==> flow/design.v <==
`timescale 1ns / 1ps
module D_flipflop(
    input D,
    input clk,
    input en,
    input reset,
	 output reg Q
    );
always @ (posedge clk or negedge reset)
if (!reset)
Q <= 1'b0;
else if (en)
Q <= D;
endmodule
`timescale 1ns / 1ps
module Debouncing(
    input In,
    input clk,
    input en,
	 input rst,
    output X
    );
	 wire temp1,temp2,temp3;
D_flipflop ONE(In,clk,en,rst,temp1),
			  TWO(temp1,clk,en,rst,temp2),
			  Three(temp2,clk,en,rst,temp3);
assign X= temp1 && temp2 && temp3 ;
endmodule
`timescale 1ns / 1ps
module Rising_Edge_Detector(
input LEVEL,
input clk,
input en,
input rst,
output Z
    );
reg [1:0] state, nextState;
parameter ONE=2'b00, ZERO=2'b01, EDGE=2'b10, X = 2'b11 ;
always @ (LEVEL or state)  begin
 case (state)
 ONE: if (LEVEL) nextState = ONE;
	else nextState = ZERO;
 ZERO: if (LEVEL) nextState = EDGE;
	else nextState = ZERO;
 EDGE: if (LEVEL) nextState = ONE;
	else nextState = ZERO;
 default:
	nextState = X;
 endcase
 end
always @ (posedge clk or negedge rst) begin
 if(!rst) state <= ZERO;
 else if (en) state <= nextState;
end
assign Z = (state == EDGE);
endmodule
`timescale 1ns / 1ps
module ClockDivider( clk, tick, rst);
	input clk,rst;
	output tick;
	reg out;
	integer i;
	assign tick = (i >= 3) && !out;
	always@(posedge clk or negedge rst) begin
		if(!rst) begin
			i <= 0;
			out <= 1'b0;
		end
		else begin
				if(i<3)
					i <= i+1;
				else begin
					out <= !out;
					i <= 0;
				end
			end
	end
endmodule
`timescale 1ns / 1ps
module UpCounter_SyncReset(clk, en, rst, Q);
input clk, en, rst;
output reg [1:0] Q;
always @ (posedge clk or negedge rst) begin
	if(!rst)
		Q<=2'b00;  
	else if (en) begin
		if(Q == 2'b11)
			Q<=2'b00;
		else
			Q<=Q+1'b1;
			end
end
endmodule
`timescale 1ns / 1ps
module dec(
	input [5:0] sec,
	input [3:0] min2,
	input [3:0] min1,
	input [3:0] H2,
	input [2:0] H1,
	input condition,
	input [3:0] Amin2,
	input [3:0] Amin1,
	input [3:0] AH2,
	input [1:0] AH1,
	input clk,
	input tick,
	input reset,
	output reg [6:0] out,
	output reg [3:0]selector
	);
	reg [6:0] out_min2;
	reg [6:0] out_min1;
	reg [6:0] out_H2;
	reg [6:0] out_H1;
	reg [6:0] out_Amin2;
	reg [6:0] out_Amin1;
	reg [6:0] out_AH2;
	reg [6:0] out_AH1;
always @ (*)
begin
	 case (min2)
			4'b0000: out_min2=7'b0000001;  
			4'b0001: out_min2=7'b1001111;  
			4'b0010: out_min2=7'b0010010;
			4'b0011: out_min2=7'b0000110; 
			4'b0100: out_min2=7'b1001100; 
			4'b0101: out_min2=7'b0100100;
			4'b0110: out_min2=7'b0100000;  
			4'b0111: out_min2=7'b0001111; 
			4'b1000: out_min2=7'b0000000; 
			4'b1001: out_min2=7'b0000100;
			4'b1010: out_min2=7'b0001000;  
			4'b1111: out_min2=7'b1101010;  
			default: out_min2=7'b1111111;  
		endcase
case (min1)
			4'b0000: out_min1=7'b0000001;  
			4'b0001: out_min1=7'b1001111;  
			4'b0010: out_min1=7'b0010010;
			4'b0011: out_min1=7'b0000110; 
			4'b0100: out_min1=7'b1001100; 
			4'b0101: out_min1=7'b0100100;
			4'b0110: out_min1=7'b0100000;  
			4'b0111: out_min1=7'b0001111; 
			4'b1000: out_min1=7'b0000000; 
			4'b1001: out_min1=7'b0000100;
			4'b1010: out_min1=7'b1110000;  
			4'b1111: out_min1=7'b0001000;  
			default: out_min1=7'b1111111;  
		endcase
		case (H2)
			4'b0000: out_H2=7'b0000001;  
			4'b0001: out_H2=7'b1001111;  
			4'b0010: out_H2=7'b0010010;
			4'b0011: out_H2=7'b0000110; 
			4'b0100: out_H2=7'b1001100; 
			4'b0101: out_H2=7'b0100100;
			4'b0110: out_H2=7'b0100000;  
			4'b0111: out_H2=7'b0001111; 
			4'b1000: out_H2=7'b0000000; 
			4'b1001: out_H2=7'b0000100; 
			4'b1010: out_H2=7'b0010000;  
			4'b1111: out_H2=7'b1110001;  
			default: out_H2=7'b1111111;  
		endcase
		case (H1)
			3'b000: out_H1=7'b0000001;  
			3'b001: out_H1=7'b1001111;  
			3'b010: out_H1=7'b0010010;
			3'b011: out_H1=7'b0100100;		 
			3'b111: out_H1=7'b0001000;		 
			default: out_H1=7'b1111111;  
		endcase
case (Amin2)
			4'b0000: out_Amin2=7'b0000001;  
			4'b0001: out_Amin2=7'b1001111;  
			4'b0010: out_Amin2=7'b0010010;
			4'b0011: out_Amin2=7'b0000110; 
			4'b0100: out_Amin2=7'b1001100; 
			4'b0101: out_Amin2=7'b0100100;
			4'b0110: out_Amin2=7'b0100000;  
			4'b0111: out_Amin2=7'b0001111; 
			4'b1000: out_Amin2=7'b0000000; 
			4'b1001: out_Amin2=7'b0000100;
			default: out_Amin2=7'b1111111;  
		endcase
case (Amin1)
			4'b0000: out_Amin1=7'b0000001;  
			4'b0001: out_Amin1=7'b1001111;  
			4'b0010: out_Amin1=7'b0010010;
			4'b0011: out_Amin1=7'b0000110; 
			4'b0100: out_Amin1=7'b1001100; 
			4'b0101: out_Amin1=7'b0100100;
			4'b0110: out_Amin1=7'b0100000;  
			4'b0111: out_Amin1=7'b0001111; 
			4'b1000: out_Amin1=7'b0000000; 
			4'b1001: out_Amin1=7'b0000100;
			default: out_Amin1=7'b1111111;  
		endcase
		case (AH2)
			4'b0000: out_AH2=7'b0000001;  
			4'b0001: out_AH2=7'b1001111;  
			4'b0010: out_AH2=7'b0010010;
			4'b0011: out_AH2=7'b0000110; 
			4'b0100: out_AH2=7'b1001100; 
			4'b0101: out_AH2=7'b0100100;
			4'b0110: out_AH2=7'b0100000;  
			4'b0111: out_AH2=7'b0001111; 
			4'b1000: out_AH2=7'b0000000; 
			4'b1001: out_AH2=7'b0000100; 
			default: out_AH2=7'b1111111;  
		endcase
		case (AH1)
			2'b00: out_AH1=7'b0000001;  
			2'b01: out_AH1=7'b1001111;  
			2'b10: out_AH1=7'b0010010;	
			default: out_AH1=7'b1111111;  
		endcase
end
wire [1:0] kk;
UpCounter_SyncReset clock_only(clk,tick,reset,kk);
always @(*)
if(condition==1'b1)
	case(kk) 
	2'b00:begin selector= 4'b1110; out=out_Amin2; end
	2'b01:begin selector= 4'b1101; out=out_Amin1; end
	2'b10:begin selector= 4'b1011; out=out_AH2; end
	2'b11:begin selector= 4'b0111; out=out_AH1; end
	endcase	
else
	case(kk) 
	2'b00:begin selector= 4'b1110; out=out_min2; end
	2'b01:begin selector= 4'b1101; out=out_min1; end
	2'b10:begin selector= 4'b1011; out=out_H2; end
	2'b11:begin selector= 4'b0111; out=out_H1; end
	endcase
endmodule
`timescale 1ns / 1ps
module clk1 (
	input clk,
	input rst,
	input clr,
	output rise,
	output reg out);
	integer i;
	assign rise = !clr && (i >= 5) && !out;
	always@(posedge clk or negedge rst) begin
		if(!rst) begin
			i <= 0;
			out <= 1'b0;
		end
		else if(clr) begin
			i <= 0;
			out <= 1'b0;
		end
		else begin
				if(i<5)
					i <= i+1;
				else begin
					out <= !out;
					i <= 0;
				end
			end
	end
endmodule
`timescale 1ns / 1ps
module clk2 (
	input clk,
	input rst,
	input clr,
	output rise,
	output reg out);
	integer i;
	assign rise = !clr && (i >= 799) && !out;
	always@(posedge clk or negedge rst) begin
		if(!rst) begin
			i <= 0;
			out <= 1'b0;
		end
		else if(clr) begin
			i <= 0;
			out <= 1'b0;
		end
		else begin
				if(i<799)
					i <= i+1;
				else begin
					out <= !out;
					i <= 0;
				end
			end
	end
endmodule
`timescale 1ns / 1ps
module clk3 (
	input clk,
	input rst,
	input clr,
	output rise,
	output reg out);
	integer i;
	assign rise = !clr && (i >= 24) && !out;
	always@(posedge clk or negedge rst) begin
		if(!rst) begin
			i <= 0;
			out <= 1'b0;
		end
		else if(clr) begin
			i <= 0;
			out <= 1'b0;
		end
		else begin
				if(i<24)
					i <= i+1;
				else begin
					out <= !out;
					i <= 0;
				end
			end
	end
endmodule
`timescale 1ns / 1ps
module I2s(
	 input CLK,
	 input rst,
	 input enable,
	 output S_CLK,
	 output LR_CLK,
	 output M_CLK,
	 output reg Sin
    );
wire [15:0] data= 16'b1101101101101110;
wire clk1,clk2,clk3;
wire rise1,rise2,rise3;
clk1  five_hundred_500KHz	 (CLK,rst,!enable,rise1,clk1);
clk2  four_4KHz			 	 (CLK,rst,!enable,rise2,clk2);
clk3 thirty_two_times_128KHz(CLK,rst,!enable,rise3,clk3);
assign M_CLK = clk1;
assign LR_CLK = clk2;
assign S_CLK = clk3;
integer i;
always @(posedge CLK or negedge rst)
begin
	if (!rst)
		begin
		i <=0;
		Sin <= 1'b0;
		end
	else if (!enable)
		begin
		i <=0;
		Sin <= 1'b0;
		end
	else if (rise3)
		begin
		Sin<=data[i[3:0]];
		i <= i+1;
		end
end
endmodule
`timescale 1ns / 1ps
module digital_loc(
    input key_a,
    input key_b,
    input key_c,
    input key_d,
    input reset,
	 input clk,
    output [6:0] postion_state,
	 output  [3:0] x,
	 output reg [1:0] Led2,
	 output  [3:0] selector,
	 output reg dot,
	 output S_CLK,
	 output LR_CLK,
	 output M_CLK,
	 output  Sin
    );
	  wire tick;
	 reg [3:0] min2; reg[3:0] min1; reg[2:0] H1; reg [3:0] H2;
	 reg [3:0] A_min2; reg [3:0] A_min1; reg [1:0] A_H1; reg [3:0] A_H2;
	 reg [5:0] sec;
	 ClockDivider twohundredHZ(clk, tick, reset);
	 wire tempa, tempb, tempc, tempd;
	 Debouncing a(key_a,clk,tick,reset,tempa),
					b(key_b,clk,tick,reset,tempb),
					c(key_c,clk,tick,reset,tempc),
					d(key_d,clk,tick,reset,tempd);
	 wire tempAA,tempBB,tempCC,tempDD;
	Rising_Edge_Detector		AA(tempa,clk,tick,reset,tempAA),
									BB(tempb,clk,tick,reset,tempBB),
									CC(tempc,clk,tick,reset,tempCC),
									DD(tempd,clk,tick,reset,tempDD);
integer interal_counter;
reg alarm_sound;
reg [20:0] old_value;
reg condition_alarm;
 reg [3:0] state, nextState;
parameter state_Clock=4'b0001        ,state_Adjust_min2= 4'b0010;
parameter state_Adjust_min1= 4'b0011 ,state_Adjust_H2= 4'b0100;
parameter state_Adjust_H1= 4'b0101   ,state_Adjust_Amin2= 4'b0110;
parameter state_Adjust_Amin1= 4'b0111,state_Adjust_AH2= 4'b1000;
parameter state_Adjust_AH1= 4'b1001  ,state_Pause=4'b1010;
parameter state_Stop_A= 4'b1011      , state_Adjust_X=4'b1111;
assign x = state;
always @(*)
	condition_alarm = (state == state_Adjust_Amin2) || (state == state_Adjust_Amin1) ||
	                  (state == state_Adjust_AH2)   || (state == state_Adjust_AH1);
always @ (*)
if(!tempAA && !tempBB   )
	nextState=state;
else
 case (state)
	state_Clock: begin if(tempAA) nextState = state_Adjust_min2;
	else if(tempBB) nextState =state_Pause;
	else  nextState = state_Clock; end
	state_Pause: begin if(tempBB) nextState=state_Clock;
	else nextState=state_Pause; end
	state_Adjust_min2: begin if(tempAA) nextState= state_Adjust_min1;
	else nextState= state_Clock; end
	state_Adjust_min1: begin if(tempAA) nextState= state_Adjust_H2;
	else nextState= state_Clock; end
	state_Adjust_H2: begin if(tempAA) nextState= state_Adjust_H1;
	else nextState= state_Clock; end
	state_Adjust_H1: begin if(tempAA) nextState= state_Adjust_Amin2;
	else nextState= state_Clock; end
	state_Adjust_Amin2: begin if(tempAA) nextState= state_Adjust_Amin1;
	else nextState= state_Clock; end
	state_Adjust_Amin1: begin if(tempAA) nextState= state_Adjust_AH2;
	else nextState= state_Clock; end
	state_Adjust_AH2:begin if(tempAA) nextState= state_Adjust_AH1;
	else nextState= state_Clock; end
	state_Adjust_AH1:begin if(tempAA) nextState= state_Adjust_min2;
	else nextState= state_Clock; end
 default: nextState = state_Adjust_X;
 endcase
always @ (posedge clk or negedge reset)
begin
	if(!reset)
		state <= state_Clock;
	else if(tick)
		state <= nextState;
end
always @(posedge clk or negedge reset)
	if(!reset )
			begin
				min2<=0;
				min1<=0;
				H1 <=0;
				H2 <=0;
				sec<=0;
				A_min2<=0;
				A_min1<=4'b0000;
				A_H1 <=0;
				A_H2 <=0;
				Led2<=2'b00;
				alarm_sound<=0;
				interal_counter<=0;
				dot<=0;
				old_value<=21'b0;
			end
else if(tick) begin
if(interal_counter<199)
					interal_counter<=interal_counter+1;
else begin
							interal_counter<=0;
							dot<=!dot;
if(state == state_Pause) begin min2<=min2; min1<=min1; H1<=H1; H2<=H2; dot<=0; end   
else if(Led2==2'b11)
							begin
							Led2<=2'b00; alarm_sound<=0; sec<=old_value[5:0];
							min2<=old_value[9:6]; min1<= old_value[13:10]; H2<= old_value[17:14]; H1<= old_value[20:18];
							old_value <=21'b000000000000000000000;
							end
else begin
							if(sec == 6'b111011)
								begin
								sec <= 6'b000000;
								if(min2==4'b1001)
									begin
									min2<=4'b0000;
									if(min1==4'b0101)
										begin
										min1<=4'b0000;
										if( (H1==3'b010) && (H2==4'b0011) )
											begin H1<=3'b000; H2<=4'b0000; end
										else if(H2==4'b1001)
											begin H2<=4'b0000; H1<=H1+1'b1; end
										else
											H2<=H2+1'b1;
										end
									else
										min1<=min1+1'b1;
									end
								else
									min2<=min2+1'b1;
								end
							else
								sec <= sec+1'b1;
							if( (H1==A_H1) && (H2==A_H2) && (min1==A_min1) && (min2==A_min2) && (sec==6'b000000))
								begin
								Led2<=2'b11; alarm_sound<=1;
								old_value <={H1,H2,min1,min2,(sec+1'b1)};
								min2<= 4'b1111; min1<= 4'b1111; H2<= 4'b1111; H1<= 3'b111;
								end
		end
		end
if((state != state_Clock) && (state != state_Pause))
		begin
		dot<=0;
		begin min2<=min2; min1<=min1; H1<=H1; H2<=H2; end
		 if((tempCC==1) && (state == state_Adjust_min2))
			if(min2==4'b1001)
					min2 <= 4'b0000;
			else	min2<=min2+1'b1;
	else if((tempCC==1) && (state == state_Adjust_min1))
			if(min1==4'b0101)
					min1 <= 4'b0000;
			else	min1<=min1+1'b1;
	else if((tempCC==1) && (state == state_Adjust_H2))
			if( H2==4'b1001)
					H2<=4'b0000;
			else
					H2<=H2+1'b1;
	else if((tempCC==1) && (state == state_Adjust_H1))
			if(H1==3'b010)
				H1<=3'b000;
			else	H1<=H1+1'b1;
	else if((tempCC==1) && (state == state_Adjust_Amin2))
			begin
			if(A_min2==4'b1001)
					A_min2 <= 4'b0000;
			else	A_min2<= A_min2+1'b1;
			end
	else if((tempCC==1) && (state == state_Adjust_Amin1))
			begin
			if(A_min1==4'b0101)
					A_min1 <= 4'b0000;
			else	A_min1<=A_min1+1'b1;
			end
	else if((tempCC==1) && (state == state_Adjust_AH2))
			begin
			if( A_H2==4'b1001)
					A_H2<=4'b0000;
			else
					A_H2<=A_H2+1'b1;
			end
	else if((tempCC==1) && (state == state_Adjust_AH1))
			begin
			if(A_H1==2'b10)
				A_H1<=2'b00;
			else	A_H1<=A_H1+1'b1;
			end
if((tempDD==1) && (state == state_Adjust_min2))
			if( min2==0)
					min2<= 4'b1001;
			else
					min2<=min2-1'b1;
	else if((tempDD==1) && (state == state_Adjust_min1))
			if(min1==0)
				min1 <= 4'b0101;
			else
				min1<=min1-1'b1;
	else if((tempDD==1) && (state == state_Adjust_H2))
			if( H2==0)
				H2<=4'b1001;
			else
				H2<=H2-1'b1;
	else if((tempDD==1) && (state == state_Adjust_H1))
			if (H1==0)
				H1 <= 3'b010;
			else
				H1 <= H1-1'b1;
	else if((tempDD==1) && (state == state_Adjust_Amin2))
			begin
			if( A_min2==0)
					A_min2<= 4'b1001;
			else
					A_min2<=A_min2-1'b1;
			end
	else if((tempDD==1) && (state == state_Adjust_Amin1))
			begin
			if(A_min1==0)
				A_min1 <= 4'b0101;
			else
				A_min1<=A_min1-1'b1;
			end
	else if((tempDD==1) && (state == state_Adjust_AH2))
			begin
			if( A_H2==0)
				A_H2<=4'b1001;
			else
				A_H2<=A_H2-1'b1;
			end
	else if((tempDD==1) && (state == state_Adjust_AH1))
			begin
			if (A_H1==0)
				A_H1 <= 2'b10;
			else
				A_H1 <= A_H1-1'b1;
			end
end
end
I2s sound(clk,reset,alarm_sound,S_CLK,LR_CLK,M_CLK,Sin);
dec print_satus(sec,min2,min1,H2,H1,condition_alarm,A_min2, A_min1, A_H2,A_H1,clk,tick,reset, postion_state,selector);
endmodule
Step by step through the tools: digital_loc

The steps from the RTL of digital_loc to its reports follow in flow order.
Line numbers count from 1 in the design file above.
Operators carry their Yosys type and port widths (W data, S select, Z words).
Library cell names are shortened.
The mark -- stands for no value.

Design top: digital_loc
Clock port: clk
Standard-cell library: sky130hd
Corner: tt_025C_1v80

Word-level counts

Counts by Yosys on the flattened word-level netlist (proc, flatten, opt, wreduce; memories kept). Register bits leave out memories and registers merged into their read ports (data or address). Print and check cells are left out. Cells with the same type and inputs are merged into one.
Memory sizes are those after Yosys's memory passes, which may raise the word count (mostly to a power of two), join words into wider ones and drop unused or constant bits.

Bits in registers: 283
Bits in read-only memories: 672
Memories kept: 6
Output and inout bits: 22
Elaborated cells: 388

Memory list:

| name            | depth | bits a word | read ports | wr ports | RTL line | RTL |
| (no name shown) | 16    | 7           | 1          | 0        | 122      | `case (min2)` |
| (no name shown) | 16    | 7           | 1          | 0        | 137      | `case (min1)` |
| (no name shown) | 16    | 7           | 1          | 0        | 152      | `case (H2)` |
| (no name shown) | 16    | 7           | 1          | 0        | 175      | `case (Amin2)` |
| (no name shown) | 16    | 7           | 1          | 0        | 188      | `case (Amin1)` |
| (no name shown) | 16    | 7           | 1          | 0        | 201      | `case (AH2)` |

Add/sub/neg operators: 24
Magnitude comparators: 7
Equal/unequal tests: 49
Shifts and indexed selects: 1
Muxes and demuxes: 180
Bitwise operators: 3
Reduce/logical cells: 76

Operators with widths:

| operator                  | number |
| $mux W4                   | 87 |
| $mux W32                  | 10 |
| $add A32 B2 Y32 const B   | 6 |
| $mux W3                   | 24 |
| $pmux W7 S4               | 2 |
| $mux W2                   | 27 |
| $mux W21                  | 2 |
| $pmux W4 S10              | 1 |
| $pmux W7 S5               | 1 |
| $logic_and A1 B1 Y1       | 34 |
| $lt A32 B11 Y1 const B    | 1 |
| $ge A32 B3 Y1 const B     | 1 |
| $lt A32 B3 Y1 const B     | 1 |
| $lt A32 B4 Y1 const B     | 1 |
| $ge A32 B6 Y1 const B     | 1 |
| $lt A32 B6 Y1 const B     | 1 |
| $lt A32 B9 Y1 const B     | 1 |
| $eq A4 B4 Y1 const B      | 7 |
| $add A4 B1 Y4 const B     | 6 |
| $sub A4 B1 Y4 const B     | 6 |
| $eq A4 B3 Y1 const B      | 6 |
| $logic_not A4 Y1          | 6 |
| $pmux W7 S3               | 1 |
| $mux W1                   | 17 |
| $shiftx A16 B4 Y1 const A | 1 |
| $eq A2 B2 Y1 const B      | 8 |
| $pmux W4 S4               | 1 |
| $pmux W2 S2               | 4 |

Other operator kinds: 37; their cells: 76.

Logic depth

Yosys ltp: most cells in a row. Word level: on the elaborated netlist, between registers, memories and ports. Mapped: between sequential cells and ports; inverters and the memories' decode and read muxes count.

Word-level depth: 18
ABC_AREA: 0
Mapped depth: 9
Mapped depth without buffers: 8

Netlist

Yosys stat after the flow's synthesis: flattened, memories mapped to cells. It holds for the ABC_AREA given above (unset counts as 0); a run with the other value may have another netlist.
Totals and module areas in this step are rounded.

Cells by type:

| type     | number |
| dfrtp_1  | 252 |
| ha_1     | 72 |
| nor2_1   | 238 |
| xor2_1   | 86 |
| nand2_1  | 185 |
| xnor2_1  | 72 |
| o21ai_0  | 109 |
| a21oi_1  | 89 |
| nand3_1  | 82 |
| inv_1    | 85 |
| clkbuf_1 | 77 |
| nor4_1   | 46 |
| nor3_1   | 49 |
| nand4_1  | 37 |
| mux2i_1  | 23 |
| and3_1   | 36 |
| mux2_2   | 18 |
| and4_1   | 17 |

Other cell types: 66; their cells: 271.

Cells in the netlist: 1,844
Chip area (Yosys): 16,000 µm²
Sequential part of the area: 6,440 µm²
Flip-flop cells: 257
Buffers: 91

The figures by module come from a second, unflattened synthesis with its own total; it is not the netlist above.

Cell total of the unflattened synthesis: 1,884
Area (unflattened synthesis): 16,700 µm²

Each row is one instance without its submodules.

Modules:

| module               | times used | cells | area (µm²) | sequential area (µm²) |
| digital_loc          | 1          | 750   | 6,350      | 2,350 |
| clk1                 | 1          | 192   | 1,840      | 826 |
| clk3                 | 1          | 189   | 1,810      | 826 |
| dec                  | 1          | 268   | 1,810      | 0.0 |
| ClockDivider         | 1          | 183   | 1,770      | 826 |
| clk2                 | 1          | 193   | 1,770      | 826 |
| D_flipflop           | 12         | 2     | 40.0       | 25.0 |
| Rising_Edge_Detector | 4          | 12    | 120        | 76.3 |
| I2s                  | 1          | 27    | 293        | 125 |
| UpCounter_SyncReset  | 1          | 6     | 88.8       | 50.0 |
| Debouncing           | 4          | 1     | 6.3        | 0.0 |

Path before layout

OpenSTA on the mapped netlist: ideal clock, no wires. The path of least setup slack (recovery checks aside). Input and output delay are each 20% of the period. Register names are those of the netlist, which keeps one name where synthesis merged equal registers.

Kind: register -> output
Start: register print_satus.clock_only.Q[1]
End: output port postion_state[0]
Clock period: 10.0 ns
External output delay: 2.000 ns
Launch time at the first pin: 0.000 ns
Arrival: 1.921 ns
Path slack: 6.079 ns
Path delay: 1.921 ns
Stages: 10
Synthesis period reached: 3.921 ns

"path delay" is the arrival time less input delay plus setup time.
A path that ends at an output port has no setup time.
"stages" counts driving pins, that of a launching flip-flop among them; a cell with two outputs on the path counts twice.
"synthesis period reached" = period - worst setup slack (recovery checks aside). The figure is calculated, with input and output delays left at 20% of the set period.
Between the ends stands the longest chain of elaborated cells between them, by number of cells; it is not shown to be the way that was timed. Of several equally long chains one is given.
A line is the first line of the expression or statement that the cell stems from. Yosys adds cells for indexed reads and writes and turns some case tables into memories.
A register here has more assigning lines than the two given.

Cells stage by stage: dfrtp_1 > inv_1 > ha_1 > clkbuf_1 > inv_1 > a21oi_1 > o21ai_0 > o211a_1 > mux4_2 > inv_1
Cells in the longest elaborated chain: 3
Elaborated cells between the ends (all ways): 7
Classes of those cells: 3 x eq/ne; 3 x mux; 1 x reduce/logical

Ends and longest elaborated chain, after synthesis:

| item          | RTL line | RTL |
| from (decl)   | 82       | `output reg [1:0] Q;` |
| from (assign) | 85       | `Q<=2'b00;` |
| from (assign) | 90       | `Q<=Q+1'b1;` |
| $eq A2 B2 Y1  | 232      | `case(kk)` |
| $pmux W7 S4   | 232      |  |
| $mux W7       | 224      | `if(condition==1'b1)` |
| to (decl)     | 370      | `output [6:0] postion_state,` |

Timing after layout

From the final timing report of record 1: the path of least setup slack in the routed layout; clock arrival at registers is part of the times.

Kind: register -> output
Start: register state[1]
End: output port postion_state[6]
Clock period: 10.0 ns
External output delay: 2.00 ns
Launch time at the first pin: 0.57 ns
Arrival: 3.53 ns
Path slack: 4.47 ns
Stages: 8

Between the ends stands the longest chain of elaborated cells between them, by number of cells; it is not shown to be the way that was timed. Of several equally long chains one is given.

Cells stage by stage: dfrtp_1 > clkbuf_1 > mux2i_1 > clkbuf_1 > nor2_1 > o2111ai_1 > o211a_1 > clkdlybuf4s50_1
Cells in the longest elaborated chain: 5
Elaborated cells between the ends (all ways): 8
Classes of those cells: 4 x eq/ne; 1 x mux; 3 x reduce/logical

Ends and longest elaborated chain, after layout:

| item                            | RTL line | RTL |
| from (decl)                     | 399      | `reg [3:0] state, nextState;` |
| from (assign)                   | 441      | `state <= state_Clock;` |
| from (assign)                   | 443      | `state <= nextState;` |
| $eq A4 B3 Y1                    | 408      | `condition_alarm = (state == state_Adjust_Amin2) \|\| (state == state_Adjust_Amin1) \|\|` |
| $logic_or A1 B1 Y1 (3 in a row) | 408      |  |
| $mux W7                         | 224      | `if(condition==1'b1)` |
| to (decl)                       | 370      | `output [6:0] postion_state,` |

Lab notebook: digital_loc

Stored flow runs of digital_loc (3 of them; Yosys, OpenROAD, sky130hd). They differ in their settings and are not a sequence. Constraints: input delay and output delay 20% of the set period each, output load 0.01 pF.
"period achieved": clock period set for the run, less the worst setup slack. It is reckoned from that one timing run; input and output delays stay at 20% of the period that was set.
"power consumption" is the tool's figure for a default switching activity; nothing was simulated.
The results are shown rounded.
A setting shown as -- is not set for that run.

| item                                | record 1 | record 2 | record 3 |
| CORE_MARGIN                         | 8        | 8        | 10       |
| CORE_UTILIZATION                    | 24       | 40       | 46       |
| GPL_TIMING_DRIVEN                   | 0        | --       | 1        |
| HOLD_SLACK_MARGIN                   | -0.08    | -0.08    | -0.08    |
| SLEW_MARGIN                         | 30       | 30       | 30       |
| TNS_END_PERCENT                     | 55       | --       | 55       |
| period_ns                           | 10.0     | 10.0     | 10.0     |
| CAP_MARGIN                          | 20       | 20       | 20       |
| CELL_PAD_IN_SITES_DETAIL_PLACEMENT  | --       | --       | 1        |
| CTS_CLUSTER_SIZE                    | --       | --       | 84       |
| std-cell area (final layout) (µm²)  | 18,500   | 17,700   | 17,700   |
| period achieved (ns)                | 5.529    | 5.275    | 5.330    |
| worst setup slack after layout (ns) | 4.47     | 4.72     | 4.67     |
| power consumption (mW)              | 2.24     | 2.13     | 2.28     |
| area of the die (µm²)               | 75,200   | 46,700   | 42,600   |
| synthesized cell area (µm²)         | 16,000   | 16,000   | 16,000   |
| setup TNS (ns)                      | 0.000    | 0.000    | 0.000    |
| lowest hold slack (ns)              | 0.493    | 0.486    | 0.488    |
